==> flow/design.v <==
module CORDIC_COS_SIN #(
    parameter DATA_WIDTH = 16,
    parameter PHASE_WIDTH = 32,
    parameter STAGE = 16
) (
    input clk,
    input rst,
    input en,
    input mode,      
    input signed [DATA_WIDTH-1:0] x0,
    input signed [DATA_WIDTH-1:0] y0,
    input signed [PHASE_WIDTH-1:0] phase,    
    output valid,
    output [DATA_WIDTH:0] cos,
    output [DATA_WIDTH:0] sin
);
parameter K = 32'd39797;     
parameter [PHASE_WIDTH*STAGE-1:0] atan = {32'd128, 32'd256, 32'd448, 32'd896, 32'd1856, 32'd3648, 32'd7360, 32'd14656, 32'd29312,
                                         32'd58688, 32'd117312, 32'd234368, 32'd466944, 32'd919872, 32'd1740992, 32'd2949120};
integer i, j;
wire [1:0] quadrant;
assign quadrant = phase[PHASE_WIDTH-1:PHASE_WIDTH-2];
reg signed [DATA_WIDTH:0] x_pre;
reg signed [DATA_WIDTH:0] y_pre;
reg signed [PHASE_WIDTH-1:0] z_pre;
reg signed [DATA_WIDTH:0] x [0:STAGE-1];
reg signed [DATA_WIDTH:0] y [0:STAGE-1];
reg signed [PHASE_WIDTH-1:0] z [0:STAGE-1];
reg signed [DATA_WIDTH:0] x_shift [0:STAGE-1]; 
reg signed [DATA_WIDTH:0] y_shift [0:STAGE-1];
reg [STAGE-1:0] sign;
always @(*) begin
    for(i=0; i<STAGE; i=i+1)begin
        x_shift[i] = x[i] >>> i;
        y_shift[i] = y[i] >>> i;
        sign[i] = z[i][PHASE_WIDTH-1];
    end
end
wire [DATA_WIDTH:0] x0_pos, x0_neg;
wire [DATA_WIDTH:0] y0_pos, y0_neg;
assign x0_pos = (x0 == 0) ? 0 : {1'b0, x0};
assign x0_neg = (x0 == 0) ? 0 : {1'b1, (~x0)+16'b1};
assign y0_pos = (y0 == 0) ? 0 : {1'b0, y0};
assign y0_neg = (y0 == 0) ? 0 : {1'b1, (~y0)+16'b1};
always @(posedge clk or posedge rst) begin
    if(rst)begin
        x_pre <= 0;
        y_pre <= 0;
        z_pre <= 0;
    end
    else begin
        if(en)begin
            case (quadrant)
                0:begin
                    x_pre <= x0_pos;
                    y_pre <= y0_pos;
                    z_pre <= phase;
                end
                1:begin
                    x_pre <= y0_neg;
                    y_pre <= x0_pos;
                    z_pre <= {2'b00, phase[29:0]};
                end
                2:begin
                    x_pre <= y0_pos;
                    y_pre <= x0_neg;
                    z_pre <= {2'b11, phase[29:0]};
                end
                3:begin
                    x_pre <= x0_pos;
                    y_pre <= y0_pos;
                    z_pre <= phase;
                end
            endcase
        end
        else begin
            x_pre <= 0;
            y_pre <= 0;
            z_pre <= 0;
        end
    end
end
always @(posedge clk or posedge rst) begin
    if(rst)begin
        for(i=0; i<STAGE; i=i+1)begin
            x[i] <= 0;
            y[i] <= 0;
            z[i] <= 0;
        end
    end
    else begin
        x[0] <= x_pre;
        y[0] <= y_pre;
        z[0] <= z_pre;
        for(i=0; i<STAGE-1; i=i+1)begin    
            x[i+1] <= sign[i] ? x[i]+y_shift[i] : x[i]-y_shift[i];
            y[i+1] <= sign[i] ? y[i]-x_shift[i] : y[i]+x_shift[i];
            z[i+1] <= sign[i] ? z[i]+atan[32*(i+1)-1 -: 32] : z[i]-atan[32*(i+1)-1 -: 32];
        end
    end
end
assign cos = x[STAGE-1];
assign sin = y[STAGE-1];
assign valid = en_dly[STAGE];
reg [4:0] cnt;
always @(posedge clk or posedge rst) begin
    if(rst)begin
        cnt <= 0;
    end
    else begin
        if(cnt == 0)begin
            if(en)begin
                cnt <= cnt + 1;
            end
        end
        else begin
            cnt <= (cnt == 16) ? 0 : cnt+1;
        end
    end
end
reg [STAGE:0] en_dly;
always @(posedge clk or posedge rst) begin
    if(rst)begin
        en_dly <= 0;
    end
    else begin
        en_dly[0] <= en;
        for(i=0; i<STAGE; i=i+1)begin
            en_dly[i+1] <= en_dly[i];
        end
    end
end
endmodule
**Reports on CORDIC_COS_SIN**

Tool output for the design above, in the order of the flow.
Lines are those of the file above, counted from 1.
Cell names lack the library's common part.
A cell with -- has no value.

- Top module: CORDIC_COS_SIN
- Clock port: clk
- Cell library: sky130hd
- Library corner: tt_025C_1v80

**Elaborated design**

Counts by Yosys on the flattened word-level netlist (proc, flatten, opt, wreduce). Print and check cells are left out. Cells with the same type and inputs are merged into one.

- Output and inout port bits: 35
- Cells after elaboration: 203
- Bits in registers: 1107

- Bitwise operators: 2
- Eq/ne operators: 3
- Reductions and logical operators: 4
- Mux-type cells: 54
- Add/sub/neg operators: 89

Operators with widths:

| cell | count |
|---|---|
| 17-bit two-way mux | 34 |
| 32-bit two-way mux | 15 |
| 17-bit case mux with 3-bit select | 2 |
| 32-bit case mux with 3-bit select | 1 |
| 17-bit by 10-bit adder with 17-bit output | 2 |
| 17-bit by 10-bit subtractor with 17-bit output | 2 |
| 17-bit by 11-bit adder with 17-bit output | 2 |
| 17-bit by 11-bit subtractor with 17-bit output | 2 |
| 17-bit by 12-bit adder with 17-bit output | 2 |
| 17-bit by 12-bit subtractor with 17-bit output | 2 |
| 17-bit by 13-bit adder with 17-bit output | 2 |
| 17-bit by 13-bit subtractor with 17-bit output | 2 |
| 17-bit by 14-bit adder with 17-bit output | 2 |
| 17-bit by 14-bit subtractor with 17-bit output | 2 |
| 17-bit by 15-bit adder with 17-bit output | 2 |
| 17-bit by 15-bit subtractor with 17-bit output | 2 |
| 17-bit by 16-bit adder with 17-bit output | 2 |
| 17-bit by 16-bit subtractor with 17-bit output | 2 |
| 17-bit subtractor | 2 |
| 17-bit by 3-bit adder with 17-bit output | 2 |
| 17-bit by 3-bit subtractor with 17-bit output | 2 |
| 17-bit by 4-bit adder with 17-bit output | 2 |
| 17-bit by 4-bit subtractor with 17-bit output | 2 |
| 17-bit by 5-bit adder with 17-bit output | 2 |
| 17-bit by 5-bit subtractor with 17-bit output | 2 |
| 17-bit by 6-bit adder with 17-bit output | 2 |
| 17-bit by 6-bit subtractor with 17-bit output | 2 |
| 17-bit by 7-bit adder with 17-bit output | 2 |

Other operator kinds: 42; their cells: 52.

**Logic depth**

Depth = most cells in a row (Yosys ltp): at word level without a register or memory, in the mapped netlist without a sequential cell, where the memories' decode and read muxes count.

- Word-level depth: 5
- ABC_AREA: 1
- Gate-level depth with buffers: 20

**Synthesis result**

Yosys stat after the flow's synthesis: flattened, memories mapped to cells. It holds for the ABC_AREA given above (unset counts as 0); a run with the other value may have another netlist.

Cell types:

| type | count | area in all (sq um) |
|---|---|---|
| dfrtp_1 | 983 | 2.46E+04 |
| nand2_1 | 3044 | 1.14E+04 |
| ha_1 | 882 | 1.1E+04 |
| inv_1 | 1357 | 5.09E+03 |
| xor2_1 | 576 | 5.04E+03 |
| a21oi_1 | 835 | 4.18E+03 |
| nand3_1 | 792 | 3.96E+03 |
| nor2_1 | 1014 | 3806.15 |
| o21ai_0 | 377 | 1886.81 |
| nand4_1 | 163 | 1.02E+03 |
| xnor2_1 | 106 | 928.39 |
| fa_1 | 44 | 880.845 |
| o21bai_1 | 106 | 795.763 |
| a21o_1 | 82 | 615.59 |
| nor3_1 | 103 | 515.494 |
| nand3b_1 | 53 | 397.882 |
| a31oi_1 | 44 | 275.264 |
| and2_1 | 42 | 262.752 |

Other cell types: 44; their cells: 383.

- Sequential area: 24598.6 sq um
- Mapped flip-flops: 983
- Standard cells after synthesis: 10986
- Mapped area: 79331.1 sq um
- Buffer cells: 80

**Timing after synthesis**

OpenSTA on the mapped netlist: ideal clock, no wires. The path of least setup slack (recovery checks aside). Input and output delay are each 20% of the period. Register names are those of the netlist, which keeps one name where synthesis merged equal registers.

- Path type: flip-flop to flip-flop
- Start point: register z[11][31]
- End point: register x[12][12]
- Clock period: 5.0 ns
- Delay of the path: 3.001 ns
- Arrival: 2.877 ns
- Library setup time: 0.124 ns
- Stages on the path: 13
- Setup slack: 1.999 ns
- Period reached after synthesis: 3.001 ns

"delay of the path" is the arrival time less input delay plus setup time.
"stages on the path" counts driving pins, that of a launching flip-flop among them; a cell with two outputs on the path counts twice.
"period reached after synthesis" is the clock period less the worst setup slack; recovery checks do not enter. This is arithmetic on one report: input and output delays are still those of the set period (20% each).
Between the ends stands the longest chain of elaborated cells between them, by number of cells; it is not shown to be the way that was timed. Of several equally long chains one is given.
Each line given opens the expression or statement behind the cell; cells for indexed reads and writes are added by Yosys, which also makes memories of some case tables.

- Cell sequence: dfrtp_1 -> buf_2 -> inv_1 -> clkbuf_1 -> o21ai_0 -> fa_1 -> nand3_1 -> nand2_1 -> nand2_1 -> nand2_1 -> nand2_1 -> nand2_1 -> xor2_1
- Length of the longest elaborated chain: 1

RTL lines, path post-synthesis:

| what | RTL line | RTL |
|---|---|---|
| start: declaration | 28 | `reg signed [PHASE_WIDTH-1:0] z [0:STAGE-1];` |
| start: assignment | 88 | `z[i] <= 0;` |
| start: assignment | 98 | `z[i+1] <= sign[i] ? z[i]+atan[32*(i+1)-1 -: 32] : z[i]-atan[32*(i+1)-1 -: 32];` |
| 17-bit two-way mux | 96 | `x[i+1] <= sign[i] ? x[i]+y_shift[i] : x[i]-y_shift[i];` |
| end: assignment | 86 | `x[i] <= 0;` |
| end: assignment | 96 |  |
| end: declaration | 26 | `reg signed [DATA_WIDTH:0] x [0:STAGE-1];` |

**Path in the finished layout**

From the final timing report of stored run 1: the path of least setup slack in the routed layout; clock arrival at registers is part of the times.

- Path type: flip-flop to flip-flop
- Start point: register z[6][31]
- End point: register x[7][16]
- Stages on the path: 15
- Library setup time: 0.08 ns
- Setup slack: 1.38 ns
- Arrival: 4.25 ns
- Clock period: 5.0 ns

Between the ends stands the longest chain of elaborated cells between them, by number of cells; it is not shown to be the way that was timed. Of several equally long chains one is given.

- Cell sequence: dfrtp_1 -> buf_2 -> inv_1 -> buf_2 -> o21ai_0 -> fa_1 -> nand2_1 -> nand2_1 -> and2_1 -> nand2_1 -> nand2_1 -> nand2_1 -> nand2_1 -> nand3_1 -> nand2_1
- Length of the longest elaborated chain: 1

RTL lines, path after layout:

| what | RTL line | RTL |
|---|---|---|
| start: declaration | 28 | `reg signed [PHASE_WIDTH-1:0] z [0:STAGE-1];` |
| start: assignment | 88 | `z[i] <= 0;` |
| start: assignment | 98 | `z[i+1] <= sign[i] ? z[i]+atan[32*(i+1)-1 -: 32] : z[i]-atan[32*(i+1)-1 -: 32];` |
| 17-bit two-way mux | 96 | `x[i+1] <= sign[i] ? x[i]+y_shift[i] : x[i]-y_shift[i];` |
| end: assignment | 86 | `x[i] <= 0;` |
| end: assignment | 96 |  |
| end: declaration | 26 | `reg signed [DATA_WIDTH:0] x [0:STAGE-1];` |

# Flow runs of CORDIC_COS_SIN

CORDIC_COS_SIN through Yosys and OpenROAD on sky130hd: 3 stored runs, unordered, with their settings and measured results. The constraints put input and output delay at 20% of the set period each and load the outputs with 0.01 pF.
By "reached clock period" is meant the clock period of the run minus its worst setup slack. This is arithmetic on one report: input and output delays are still those of the set period (20% each).
"time of the worst setup path" means the part of the period allowed to the worst setup path (the constraints hold back 20% at inputs and 20% at outputs) less its slack; where the path has registers, the arrival times of their clocks count too.
Among the settings, . means not set for that run.

| setting or result | stored run 1 | stored run 2 | stored run 3 |
|---|---|---|---|
| ABC_AREA | 1 | 1 | . |
| CELL_PAD_IN_SITES_DETAIL_PLACEMENT | 0 | 2 | . |
| CORE_MARGIN | 10 | 10 | 2 |
| CORE_UTILIZATION | 29 | 40 | 29 |
| CTS_CLUSTER_DIAMETER | 240 | 240 | . |
| CTS_CLUSTER_SIZE | 57 | 57 | . |
| GPL_TIMING_DRIVEN | 0 | . | . |
| HOLD_SLACK_MARGIN | -0.01 | . | . |
| SLEW_MARGIN | 5 | 5 | 20 |
| period_ns | 5.0 | 5.0 | 4.17 |
| CAP_MARGIN | 20 | 20 | 20 |
| SETUP_SLACK_MARGIN | . | -0.06 | . |
| standard-cell area after layout (sq um) | 85904.9 | 84308.4 | 77156.5 |
| final worst hold slack (ns) | 0.321 | 0.317 | 0.343 |
| netlist area reported by Yosys (sq um) | 79331.1 | 79331.1 | 67911.4 |
| worst setup slack after layout (ns) | 1.380 | 0.448 | 0.336 |
| utilization after routing | 0.316 | 0.427 | 0.331 |
| time of the worst setup path (ns) | 3.62 | 4.55 | 3.83 |
| critical path type | flip-flop to flip-flop | flip-flop to flip-flop | flip-flop to flip-flop |
| total negative slack (ns) | 0.000 | 0.000 | 0.000 |
| reached clock period (ns) | 3.620 | 4.552 | 3.834 |
| full die area (sq um) | 294876.0 | 216541.0 | 238066.0 |
